==> flow/design.v <==
module sort_reg #(parameter DATA_WIDTH =8)(
    input logic clk,
    input logic rst,
    input logic clr,
    input logic GT_in,
    input logic [DATA_WIDTH-1:0] data_in,
    input logic [DATA_WIDTH-1:0] prev_data,
    input logic data_rdy,
    output logic [DATA_WIDTH-1:0] data_out,
    output logic GT
);
logic [DATA_WIDTH-1:0] data_out_d;
logic [DATA_WIDTH-1:0] data_out_q;
assign GT = (data_in >data_out_q);
assign data_out = data_out_q;
always_ff@(posedge clk or posedge rst)begin
    if(rst)begin
        data_out_q <= 'b0;
    end else if(clr) begin
        data_out_q <= 'b0;
    end else begin
        data_out_q <= data_out_d;
    end
end
always_comb begin
    if(data_rdy) begin
        if(GT && GT_in)begin
            data_out_d = prev_data;
        end else if(GT && !GT_in) begin
            data_out_d = data_in;
        end else begin
            data_out_d = data_out_q;
        end
    end else begin
        data_out_d = data_out_q;
    end
end
endmodule
module median_calc #(parameter POPSIZE = 100,DATA_WIDTH = 8)(
    input logic clk,
    input logic rst,
    input logic [DATA_WIDTH-1:0] data_in,
    input logic data_rdy,
    output [DATA_WIDTH-1:0] median,
    output data_vld
);
logic [DATA_WIDTH-1:0] data_out_array[POPSIZE:0];
logic GT_array[POPSIZE:0];
logic [$clog2(POPSIZE):0] counter_d;
logic [$clog2(POPSIZE):0] counter_q;
logic [DATA_WIDTH-1:0] median_d;
logic [DATA_WIDTH-1:0] median_q;
logic data_vld_q;
logic data_vld_d;
logic reg_rst;
logic [DATA_WIDTH-1:0] data_in_d;
logic [DATA_WIDTH-1:0] data_in_q;
logic data_rdy_d;
logic data_rdy_q;
logic reg_rst_d;
logic reg_rst_q;
assign reg_rst = reg_rst_q;
assign data_rdy_d = data_rdy;
assign data_in_d = data_in;
assign GT_array[POPSIZE] = 0;
assign data_vld = data_vld_q;
assign median = median_q;
genvar i;
generate
  for (i = 0; i < POPSIZE; i++) begin : instance_gen
    if (i == 0) begin
      sort_reg #(
        .DATA_WIDTH(DATA_WIDTH)
      ) instance_0 (
        .clk(clk),
        .rst(rst),
        .clr(reg_rst),
        .GT_in(1'b0),
        .data_in(data_in),
        .prev_data('b0),
        .data_out(data_out_array[0]),
        .GT(GT_array[0]),
        .data_rdy(data_rdy)
      );
    end else begin
      sort_reg #(
        .DATA_WIDTH(DATA_WIDTH)
      ) instance_i (
        .clk(clk),
        .rst(rst),
        .clr(reg_rst),
        .GT_in(GT_array[i-1]),  
        .data_in(data_in),
        .prev_data(data_out_array[i-1]),  
        .data_out(data_out_array[i]),
        .GT(GT_array[i]),
        .data_rdy(data_rdy)
      );
    end
  end
endgenerate
always_ff@(posedge clk or posedge rst)begin
    if(rst)begin
        counter_q <= 'b0;
        median_q <= 'b0;
        data_vld_q <= 'b0;
        data_in_q <= 'b0;
        data_rdy_q <='b0;
        reg_rst_q <= 'b0;
    end else begin
        data_in_q <=data_in_d;
        data_rdy_q <=data_rdy_d;
        counter_q <= counter_d;
        median_q <= median_d;
        data_vld_q <= data_vld_d;
        reg_rst_q <= reg_rst_d;
    end
end
always_comb begin
    reg_rst_d = 'b0;
        data_vld_d = 'b0;
        counter_d = counter_q;
        median_d = median_q;
        if (counter_q == POPSIZE) begin
            median_d = (POPSIZE % 2 == 0) ? data_out_array[POPSIZE/2 - 1] : data_out_array[POPSIZE/2];
            reg_rst_d = 'b1;
            data_vld_d = 'b1;
            counter_d = 'b0;
        end else if(counter_q == 0) begin
            reg_rst_d ='b0;
        end
        if (data_rdy) begin
            counter_d = counter_q + 1;
        end
    end
endmodule
--- tool output ---
Tool chain data of median_calc:

Tool output for the design above before and after an edit, in the order of the flow.
"unedited" refers to lines of the RTL above, "edited" to lines of the edited file.
"difference": "edited" minus "unedited" as printed here.
Operators: Yosys type, input widths -> output width; for muxes data width and select width s.
A cell with -- has no value.

* design top: median_calc
* clock input: clk
* standard-cell library: sky130hd
* timing corner: tt_025C_1v80

Diff:

Unified diff, file above to edited file.
The edit is scripted, without regard to the design's behaviour, which it may alter; it was not made to optimise anything.

```diff
@@ -37,5 +37,5 @@
 end
 endmodule
-module median_calc #(parameter POPSIZE = 100,DATA_WIDTH = 8)(
+module median_calc #(parameter POPSIZE = 100,DATA_WIDTH = 12)(
     input logic clk,
     input logic rst,
```

Word-level counts:

Counts by Yosys on the flattened word-level netlist (proc, flatten, opt, wreduce). Print and check cells are left out. Cells with the same type and inputs are merged into one.

Storage and ports
* bits in registers: unedited 417, edited 621, difference +204
* output and inout bits: unedited 9, edited 13, difference +4
* word-level cells: unedited 556, edited 556, difference 0

Operators by class
* add/subtract/negate cells: unedited 1, edited 1, difference 0
* $lt $le $gt $ge: unedited 50, edited 50, difference 0
* equality and inequality tests: unedited 1, edited 1, difference 0
* mux-type cells: unedited 202, edited 202, difference 0
* reductions and logical operators: unedited 249, edited 249, difference 0

Operator list
* $mux 8: unedited 201, edited 2, difference -199
* $mux 12: unedited 0, edited 199, difference +199
* $gt 8x8->1: unedited 50, edited 0, difference -50
* $gt 12x12->1: unedited 0, edited 50, difference +50
* $logic_and 1x1->1: unedited 98, edited 98, difference 0
* $reduce_and 2->1: unedited 50, edited 50, difference 0
* $logic_not 1->1: unedited 49, edited 49, difference 0
* $reduce_bool 3->1: unedited 49, edited 49, difference 0
* $reduce_bool 2->1: unedited 3, edited 3, difference 0
* $add 8x1->8 const B: unedited 1, edited 1, difference 0
* $eq 8x7->1 const B: unedited 1, edited 1, difference 0
* $mux 1: unedited 1, edited 1, difference 0

Logic depth:

Yosys ltp: most cells in a row. Word level: on the elaborated netlist, between registers, memories and ports. Mapped: between sequential cells and ports; inverters and the memories' decode and read muxes count.

Logic depth
* depth in word-level cells: unedited 7, edited 7, difference 0
* ABC_AREA: unedited 0, edited 0
* depth in mapped cells: unedited 12, edited 12, difference 0

Synthesis result:

Yosys stat after the flow's synthesis: flattened, memories mapped to cells. It holds for the ABC_AREA given above (unset counts as 0); a run with the other value may have another netlist.

Cells by type
* sky130_fd_sc_hd__mux2i_1: unedited 200, edited 600, difference +400
* sky130_fd_sc_hd__o2bb2ai_1: unedited 192, edited 516, difference +324
* sky130_fd_sc_hd__nand3_1: unedited 210, edited 5, difference -205
* sky130_fd_sc_hd__dfrtp_1: unedited 417, edited 621, difference +204
* sky130_fd_sc_hd__ha_1: unedited 402, edited 602, difference +200
* sky130_fd_sc_hd__inv_1: unedited 380, edited 571, difference +191
* sky130_fd_sc_hd__o221ai_1: unedited 184, edited 0, difference -184
* sky130_fd_sc_hd__nand4b_1: unedited 160, edited 0, difference -160
* sky130_fd_sc_hd__a21oi_1: unedited 163, edited 273, difference +110
* sky130_fd_sc_hd__o2bb2ai_2: unedited 0, edited 60, difference +60
* sky130_fd_sc_hd__o21ai_0: unedited 28, edited 83, difference +55
* sky130_fd_sc_hd__o21a_1: unedited 0, edited 49, difference +49
* sky130_fd_sc_hd__nand2_1: unedited 74, edited 118, difference +44
* sky130_fd_sc_hd__buf_4: unedited 24, edited 52, difference +28
* sky130_fd_sc_hd__a21oi_2: unedited 5, edited 33, difference +28
* sky130_fd_sc_hd__nor3_1: unedited 1, edited 28, difference +27
* sky130_fd_sc_hd__or2_2: unedited 2, edited 28, difference +26
* sky130_fd_sc_hd__a21boi_0: unedited 25, edited 0, difference -25

Not every row of either side is listed.

Synthesis totals
* standard cells after synthesis: unedited 3070, edited 4296, difference +1226
* mapped area (um^2): unedited 30292.8, edited 45084.5, difference +14791.7
* sequential part of the area (um^2): unedited 10435.0, edited 15539.9, difference +5104.9
* mapped flip-flops: unedited 417, edited 621, difference +204
* buffers: unedited 202, edited 256, difference +54

The figures by module come from a second, unflattened synthesis with its own total; it is not the netlist above.

Second synthesis, totals
* cell total of the unflattened synthesis: unedited 3561, edited 4370, difference +809
* area total of the unflattened synthesis (um^2): unedited 36040.8, edited 46057.9, difference +10017.1

Rows give one instance, submodules left out.

By module, unedited
* sort_reg (DATA_WIDTH=8): times used 50, cells 70, area 705.7 um^2, seq. area 200.2 um^2
* median_calc: times used 1, cells 61, area 757.0 um^2, seq. area 425.4 um^2

By module, edited
* sort_reg (DATA_WIDTH=12): times used 50, cells 86, area 902.1 um^2, seq. area 300.3 um^2
* median_calc: times used 1, cells 70, area 952.2 um^2, seq. area 525.5 um^2

Timing after synthesis:

Path of least setup slack by OpenSTA after synthesis, without wires, with an ideal clock, recovery checks aside; 20% of the period is set as input and as output delay. Where synthesis merged equal registers, the netlist keeps one of their names.

Path post-synthesis
* kind: unedited input to register, edited input to register
* start point: unedited in data_in[0], edited in data_in[0]
* end point: unedited reg instance_gen[0].genblk1.instance_0.data_out_q[0], edited reg instance_gen[43].genblk1.instance_i.data_out_q[0]
* period (ns): unedited 3.5, edited 3.5, difference 0.0
* launch time at the first pin (ns): unedited 0.700, edited 0.700, difference 0.000
* arrival time (ns): unedited 3.400, edited 3.437, difference +0.037
* required time (ns): unedited 3.379, edited 3.381, difference +0.002
* setup slack (ns): unedited -0.021, edited -0.056, difference -0.035
* path delay (ns): unedited 2.821, edited 2.856, difference +0.035
* driving pins on the path: unedited 12, edited 11, difference -1
* buffers on the path: unedited 4, edited 3, difference -1
* period reached after synthesis (ns): unedited 3.521, edited 3.556, difference +0.035

"path delay" = arrival - input delay + setup time.
"driving pins on the path" counts driving pins, that of a launching flip-flop among them; a cell with two outputs on the path counts twice.
"period reached after synthesis" is the clock period less the worst setup slack; recovery checks do not enter. This is arithmetic on one report: input and output delays are still those of the set period (20% each).
Between the ends stands the longest chain of elaborated cells between them, by number of cells; it is not shown to be the way that was timed. Of several equally long chains one is given.
Each line given opens the expression or statement behind the cell; cells for indexed reads and writes are added by Yosys, which also makes memories of some case tables.
A register here has more assigning lines than the two given.

On the way, post-synthesis, unedited:
* cell sequence: sky130_fd_sc_hd__clkbuf_1 -> sky130_fd_sc_hd__clkbuf_1 -> sky130_fd_sc_hd__inv_1 -> sky130_fd_sc_hd__ha_1 -> sky130_fd_sc_hd__nor2b_4 -> sky130_fd_sc_hd__o211ai_2 -> sky130_fd_sc_hd__a21oi_1 -> sky130_fd_sc_hd__o32a_1 -> sky130_fd_sc_hd__buf_6 -> sky130_fd_sc_hd__and2_4 -> sky130_fd_sc_hd__buf_6 -> sky130_fd_sc_hd__a22o_1
* length of the longest elaborated chain: 4

RTL lines, path post-synthesis, unedited
* start, declared: RTL line 42 `input logic [DATA_WIDTH-1:0] data_in,`
* $gt 8x8->1: RTL line 14 `assign GT = (data_in >data_out_q);`
* $mux 8: RTL line 29 `end else if(GT && !GT_in) begin`
* $mux 8: RTL line 26 `if(data_rdy) begin`
* $mux 8: RTL line 19 `end else if(clr) begin`
* end, assigned: RTL line 18 `data_out_q <= 'b0;`
* end, assigned: RTL line 22 `data_out_q <= data_out_d;`
* end, declared: RTL line 13 `logic [DATA_WIDTH-1:0] data_out_q;`

On the way, post-synthesis, edited:
* cell sequence: sky130_fd_sc_hd__clkbuf_1 -> sky130_fd_sc_hd__clkbuf_1 -> sky130_fd_sc_hd__inv_1 -> sky130_fd_sc_hd__ha_1 -> sky130_fd_sc_hd__nor2b_1 -> sky130_fd_sc_hd__o211ai_1 -> sky130_fd_sc_hd__a21oi_1 -> sky130_fd_sc_hd__o41ai_4 -> sky130_fd_sc_hd__buf_8 -> sky130_fd_sc_hd__mux2i_1 -> sky130_fd_sc_hd__o2bb2ai_2
* length of the longest elaborated chain: 7

RTL lines, path post-synthesis, edited
* start, declared: RTL line 42 `input logic [DATA_WIDTH-1:0] data_in,`
* $gt 12x12->1: RTL line 14 `assign GT = (data_in >data_out_q);`
* $logic_not 1->1: RTL line 29 `end else if(GT && !GT_in) begin`
* $logic_and 1x1->1: RTL line 29
* $mux 12: RTL line 29
* $mux 12: RTL line 27 `if(GT && GT_in)begin`
* $mux 12: RTL line 26 `if(data_rdy) begin`
* $mux 12: RTL line 19 `end else if(clr) begin`
* end, assigned: RTL line 18 `data_out_q <= 'b0;`
* end, assigned: RTL line 22 `data_out_q <= data_out_d;`
* end, declared: RTL line 13 `logic [DATA_WIDTH-1:0] data_out_q;`

Timing after layout:

Path of least setup slack in the final report of the runs of set A (OpenROAD, finished layout, wires in). Where an end is a register, its clock arrival counts in the times.

Path after layout
* kind: unedited register to output, edited register to output
* start point: unedited reg data_vld_q, edited reg data_vld_q
* end point: unedited out data_vld, edited out data_vld
* period (ns): unedited 2.86, edited 2.86, difference 0.00
* external output delay (ns): unedited 0.57, edited 0.57, difference 0.00
* launch time at the first pin (ns): unedited 0.61, edited 0.64, difference +0.03
* arrival time (ns): unedited 2.01, edited 2.00, difference -0.01
* required time (ns): unedited 2.29, edited 2.29, difference 0.00
* setup slack (ns): unedited 0.28, edited 0.29, difference +0.01
* driving pins on the path: unedited 2, edited 2, difference 0
* buffers on the path: unedited 1, edited 1, difference 0

On the way, after layout, unedited:
* cell sequence: sky130_fd_sc_hd__dfrtp_4 -> sky130_fd_sc_hd__clkdlybuf4s50_1
* length of the longest elaborated chain: 0

RTL lines, path after layout, unedited
* start, declared: RTL line 53 `logic data_vld_q;`
* start, assigned: RTL line 106 `data_vld_q <= 'b0;`
* start, assigned: RTL line 115 `data_vld_q <= data_vld_d;`
* end, declared: RTL line 45 `output data_vld`

On the way, after layout, edited:
* cell sequence: sky130_fd_sc_hd__dfrtp_2 -> sky130_fd_sc_hd__clkdlybuf4s50_1
* length of the longest elaborated chain: 0

RTL lines, path after layout, edited
* start, declared: RTL line 53 `logic data_vld_q;`
* start, assigned: RTL line 106 `data_vld_q <= 'b0;`
* start, assigned: RTL line 115 `data_vld_q <= data_vld_d;`
* end, declared: RTL line 45 `output data_vld`

Measured runs:

Both versions went through the flow (Yosys, OpenROAD) with the same settings in each pair. Constraints: input delay and output delay 20% of the set period each, output load 0.01 pF.

Flow settings, set A:
* CORE_UTILIZATION: 40
* PLACE_DENSITY: 0.6
* period_ns: 2.86
* CAP_MARGIN: 20
* CORE_MARGIN: 2
* SLEW_MARGIN: 20

Results, set A
* chip area after synthesis (Yosys) (um^2): unedited 30292.8, edited 45084.5, difference +14791.7
* area inside the die boundary (um^2): unedited 77949.8, edited 115413.0, difference +37463.2
* standard-cell area after layout (um^2): unedited 35223.8, edited 52496.6, difference +17272.8
* utilization (%): unedited 47.2, edited 46.8, difference -0.4
* worst setup slack after layout (ns): unedited 0.279, edited 0.291, difference +0.012
* summed negative setup slack (ns): unedited 0.000, edited 0.000, difference 0.000
* total power after layout (W): unedited 0.035134, edited 0.057546, difference +0.022412
* achieved clock period (ns): unedited 2.581, edited 2.569, difference -0.012

Flow settings, set B:
* CAP_MARGIN: 0
* CELL_PAD_IN_SITES_DETAIL_PLACEMENT: 1
* CORE_MARGIN: 7
* CORE_UTILIZATION: 16
* CTS_CLUSTER_DIAMETER: 95
* CTS_CLUSTER_SIZE: 31
* GPL_ROUTABILITY_DRIVEN: 0
* MAX_ROUTING_LAYER: met4
* PLACE_DENSITY_LB_ADDON: 0.28
* SETUP_SLACK_MARGIN: -0.04
* TNS_END_PERCENT: 95
* period_ns: 3.69
* SLEW_MARGIN: 20

Results, set B
* chip area after synthesis (Yosys) (um^2): unedited 30292.8, edited 45084.5, difference +14791.7
* area inside the die boundary (um^2): unedited 201709.0, edited 296834.0, difference +95125.0
* standard-cell area after layout (um^2): unedited 35001.1, edited 51800.9, difference +16799.8
* utilization (%): unedited 18.6, edited 18.5, difference -0.1
* worst setup slack after layout (ns): unedited 0.985, edited 0.890, difference -0.095
* summed negative setup slack (ns): unedited 0.000, edited 0.000, difference 0.000
* total power after layout (W): unedited 0.025191, edited 0.040613, difference +0.015422
* achieved clock period (ns): unedited 2.705, edited 2.800, difference +0.095

"achieved clock period" is the run's clock period less its worst setup slack. It is reckoned from that one timing run; input and output delays stay at 20% of the period that was set.
"total power after layout" rests on the timing tool's default activity at the inputs, not on a simulated workload.
--- end ---
